==> flow/design.v <==
module pwm_hw(
input clk,      			 
input reset,  			     
input red,                   
input green,                 
input blue,                  
output [19:0] Red_High_HW,   
output [19:0] Red_Low_HW,    
output [19:0] Green_High_HW, 
output [19:0] Green_Low_HW,  
output [19:0] Blue_High_HW,  
output [19:0] Blue_Low_HW    
             );
HW_PWM Red(.clk(clk),.reset(reset),.Colour_input(red),.High_Count(Red_High_HW),.Low_Count(Red_Low_HW));           
HW_PWM Green(.clk(clk),.reset(reset),.Colour_input(green),.High_Count(Green_High_HW), .Low_Count(Green_Low_HW));  
HW_PWM Blue(.clk(clk),.reset(reset),.Colour_input(blue),.High_Count(Blue_High_HW), .Low_Count(Blue_Low_HW));      
endmodule
module HW_PWM(
input clk,                     
input reset,                   
input Colour_input,            
output reg [19:0] High_Count,  
output reg [19:0] Low_Count    
            );
reg PrevPwm;                   
reg [19:0]Count;               
always@(posedge clk)
begin
if (!reset)                    
    begin
	Count<=20'b0;
	High_Count<=20'b0;
	Low_Count<=20'b0;          
	PrevPwm<=1'b0;
	end
else if(Colour_input==1)       
   begin
	if(PrevPwm!=Colour_input)  
		begin
 		Low_Count<=Count;      
		PrevPwm<=1'b1;         
		Count<=20'b0;          
		end
	else
		begin                  
		Count<=Count+1'b1;     
		end
  end
else if(Colour_input==0)       
	begin
	if(PrevPwm!=Colour_input)  
		begin
		High_Count<=Count;     
		PrevPwm<=Colour_input; 
		Count<=20'b0;          
		end
else
     begin                     
     Count<=Count+1'b1;        
     end     
end
end			
endmodule			
Step by step through the tools: pwm_hw. Tool output for the design above, in the order of the flow. Lines are those of the file above, counted from 1. Operators carry their Yosys type and port widths (W data, S select, Z words). Library cell names are shortened. Not given: n/a

Top module: pwm_hw. Clock: clk. Library: sky130hd. Timing corner: tt_025C_1v80.

Word-level counts. Source: Yosys, flattened and elaborated, memories not mapped. Widths are those after wreduce. Registers that Yosys merges into a memory's read port (data or address) are not register bits. Print and check cells do not count. Equal cells are merged and count once.

Under bitwise logic cells stands 4. Add/subtract/negate cells: 3. The figure for muxes and demuxes is 9. For reductions and logical operators the number is 9. The figure for eq/ne operators is 3.

Operator list (count): $add A20 B1 Y20 const B (3); $reduce_and A2 Y1 (6); $mux W1 (9); $reduce_or A2 Y1 (3); $not A1 Y1 (4); $ne A1 B1 Y1 (3).

The entry for word-level cells reads 40. For register bits the number is 183. The entry for input bits reads 5. Output and inout port bits: 120.

Depth. Depth = most cells in a row (Yosys ltp): at word level without a register or memory, in the mapped netlist without a sequential cell, where the memories' decode and read muxes count.

The figure for depth after elaboration is 3. For ABC_AREA the number is 0. The entry for mapped depth reads 6. The figure for depth with buffers taken out is 5.

Mapped cells and area. Source: synth_stat.txt of the flow (Yosys; design flattened, memories mapped). It holds for the ABC_AREA given above (unset counts as 0); a run with the other value may have another netlist. Totals and module areas in this step are rounded.

Cells by type: dfxtp_1 (count 183, total area 3.66E+03 µm²); mux2i_1 (count 125, total area 1251.2 µm²); nor2b_1 (count 123, total area 769.488 µm²); xnor2_1 (count 23, total area 201.443 µm²); nor2_1 (count 43, total area 161.405 µm²); nand3_1 (count 27, total area 135.13 µm²); clkbuf_1 (count 34, total area 127.622 µm²); xor2_1 (count 13, total area 113.859 µm²); ha_1 (count 9, total area 112.608 µm²); nand4_1 (count 14, total area 87.584 µm²); or3_1 (count 12, total area 75.072 µm²); a21oi_1 (count 13, total area 65.062 µm²); and3_1 (count 9, total area 56.304 µm²); o21ai_0 (count 11, total area 55.053 µm²); nor3_1 (count 10, total area 50.048 µm²); nand2_1 (count 12, total area 45.043 µm²); nor4_1 (count 7, total area 43.792 µm²); inv_1 (count 11, total area 41.29 µm²).

Other cell types: 15; their cells: 24.

The entry for sequential area reads 3660 µm². Under mapped cells stands 703. The figure for mapped area is 7260 µm². The figure for flip-flop cells is 183.

The figures by module come from a second, unflattened synthesis with its own total; it is not the netlist above.

Under cell total of the unflattened synthesis stands 705. Area total of the unflattened synthesis: 7320 µm².

Each row is one instance without its submodules.

Modules: HW_PWM (area 2440 µm², cells 235, instances 3); pwm_hw (area 0.0 µm², cells 0, instances 1).

Path before layout. Source: OpenSTA report_checks on the synthesized netlist (no wires, ideal clock, input and output delay 20% of the period each), path of least setup slack; recovery checks are left aside. Register names are those of the netlist, which keeps one name where synthesis merged equal registers.

Path kind: input to register. Start: input green. End: register Green.Count[14]. For clock period the number is 2.0 ns. Path slack: 0.243 ns. The entry for data arrival time reads 1.698 ns. Under stages stands 6. For path delay the number is 1.357 ns. Launch time at the first pin: 0.400 ns. For period reached after synthesis the number is 1.757 ns.

"path delay" is the arrival time less input delay plus setup time. "stages": output pins that drive a net of the path, with the launching flip-flop's if there is one; two outputs of one cell count as two. "period reached after synthesis" = period - worst setup slack (recovery checks aside). The figure is calculated, with input and output delays left at 20% of the set period. The rows between start and end are the longest chain of elaborated cells between them; the timing report does not say that the signal goes this way. Where chains are equally long, one stands for them. Each line given opens the expression or statement behind the cell; cells for indexed reads and writes are added by Yosys, which also makes memories of some case tables. A register here has more assigning lines than the two given.

Path through: inv_1 > ha_1 > clkbuf_1 > nand2_1 > or4_1 > nand2_1. Length of the longest elaborated chain: 2. Elaborated cells between the ends (all ways): 2. Classes of those cells: eq/ne: 1; reduce/logical: 1.

Ends and longest elaborated chain, post-synthesis: start, declared (line 5) `input green,`; $ne A1 B1 Y1 (line 38) `if(PrevPwm!=Colour_input)`; $reduce_or A2 Y1; end, assigned (line 46) `Count<=Count+1'b1;`; end, assigned (line 59) `Count<=Count+1'b1;`; end, declared (line 26) `reg [19:0]Count;`.

Timing after layout. Path of least setup slack in the final report of job 1 (OpenROAD, finished layout, wires in). Where an end is a register, its clock arrival counts in the times.

Path kind: register to output. Start: register Blue.High_Count[6]. End: output Blue_High_HW[6]. The figure for output delay is 0.36 ns. Path slack: 0.09 ns. The entry for data arrival time reads 1.35 ns. Under stages stands 2. For clock period the number is 1.79 ns. Launch time at the first pin: 0.41 ns.

Path through: dfxtp_1 > clkdlybuf4s50_1. Length of the longest elaborated chain: 0. Elaborated cells between the ends (all ways): 0. For source lines of those cells the number is 0.

Ends and longest elaborated chain, post-layout: start, declared (line 22) `output reg [19:0] High_Count,`; start, assigned (line 32) `High_Count<=20'b0;`; start, assigned (line 53) `High_Count<=Count;`; end, declared (line 11) `output [19:0] Blue_High_HW,`.

FLOW RESULTS
============

Measured results for pwm_hw: 4 stored runs of the Yosys and OpenROAD flow on sky130hd. The settings differ; the order carries no meaning. The constraints put input and output delay at 20% of the set period each and load the outputs with 0.01 pF. "achieved clock period" = clock period - worst setup slack. The figure is calculated, with input and output delays left at 20% of the set period. By "power" is meant OpenSTA's value without simulated activity: inputs other than the clock are taken to toggle once in ten clock periods, and the tool carries that through the logic. Values from the reports are rounded here.

Job 1 has these settings: CORE_UTILIZATION 40; PLACE_DENSITY 0.6; SETUP_SLACK_MARGIN 0.01; period_ns 1.79; CAP_MARGIN 20; CORE_MARGIN 2; SLEW_MARGIN 20. The setup slack of the critical path comes to 0.085 ns. The standard-cell area after routing comes to 9780 µm². The total negative slack on setup checks comes to 0.000 ns. The final worst hold slack reads 0.333 ns. The measured synthesized cell area is 7260 µm². For the die outline area the run shows 19200 µm². The power is 8630 uW. The measured achieved clock period is 1.705 ns.

Job 2 has these settings: CAP_MARGIN 5; CORE_MARGIN 8; CORE_UTILIZATION 38; CTS_CLUSTER_SIZE 22; GPL_TIMING_DRIVEN 0; HOLD_SLACK_MARGIN -0.06; MAX_ROUTING_LAYER met4; PLACE_DENSITY_LB_ADDON 0.0; SETUP_SLACK_MARGIN 0.07; TNS_END_PERCENT 75; period_ns 2.0; SLEW_MARGIN 20. The setup slack of the critical path comes to 0.138 ns. The standard-cell area after routing comes to 9340 µm². The total negative slack on setup checks comes to 0.000 ns. The final worst hold slack reads 0.421 ns. The measured synthesized cell area is 7260 µm². For the die outline area the run shows 23800 µm². The power is 7210 uW. The measured achieved clock period is 1.862 ns.

Job 3 has these settings: CORE_UTILIZATION 33; PLACE_DENSITY 0.6; period_ns 1.79; CAP_MARGIN 20; CORE_MARGIN 2; SLEW_MARGIN 20. The setup slack of the critical path comes to 0.080 ns. The standard-cell area after routing comes to 9750 µm². The total negative slack on setup checks comes to 0.000 ns. The final worst hold slack reads 0.302 ns. The measured synthesized cell area is 7260 µm². For the die outline area the run shows 23200 µm². The power is 8210 uW. The measured achieved clock period is 1.710 ns.

Job 4 has these settings: ABC_AREA 1; CORE_MARGIN 6; CORE_UTILIZATION 42; GPL_ROUTABILITY_DRIVEN 0; MAX_ROUTING_LAYER met4; PLACE_DENSITY 0.78; SLEW_MARGIN 25; TNS_END_PERCENT 85; period_ns 1.53; CAP_MARGIN 20. The setup slack of the critical path comes to 0.151 ns. The standard-cell area after routing comes to 9120 µm². The total negative slack on setup checks comes to 0.000 ns. The final worst hold slack reads 0.310 ns. The measured synthesized cell area is 7100 µm². For the die outline area the run shows 20200 µm². The power is 10600 uW. The measured achieved clock period is 1.379 ns.
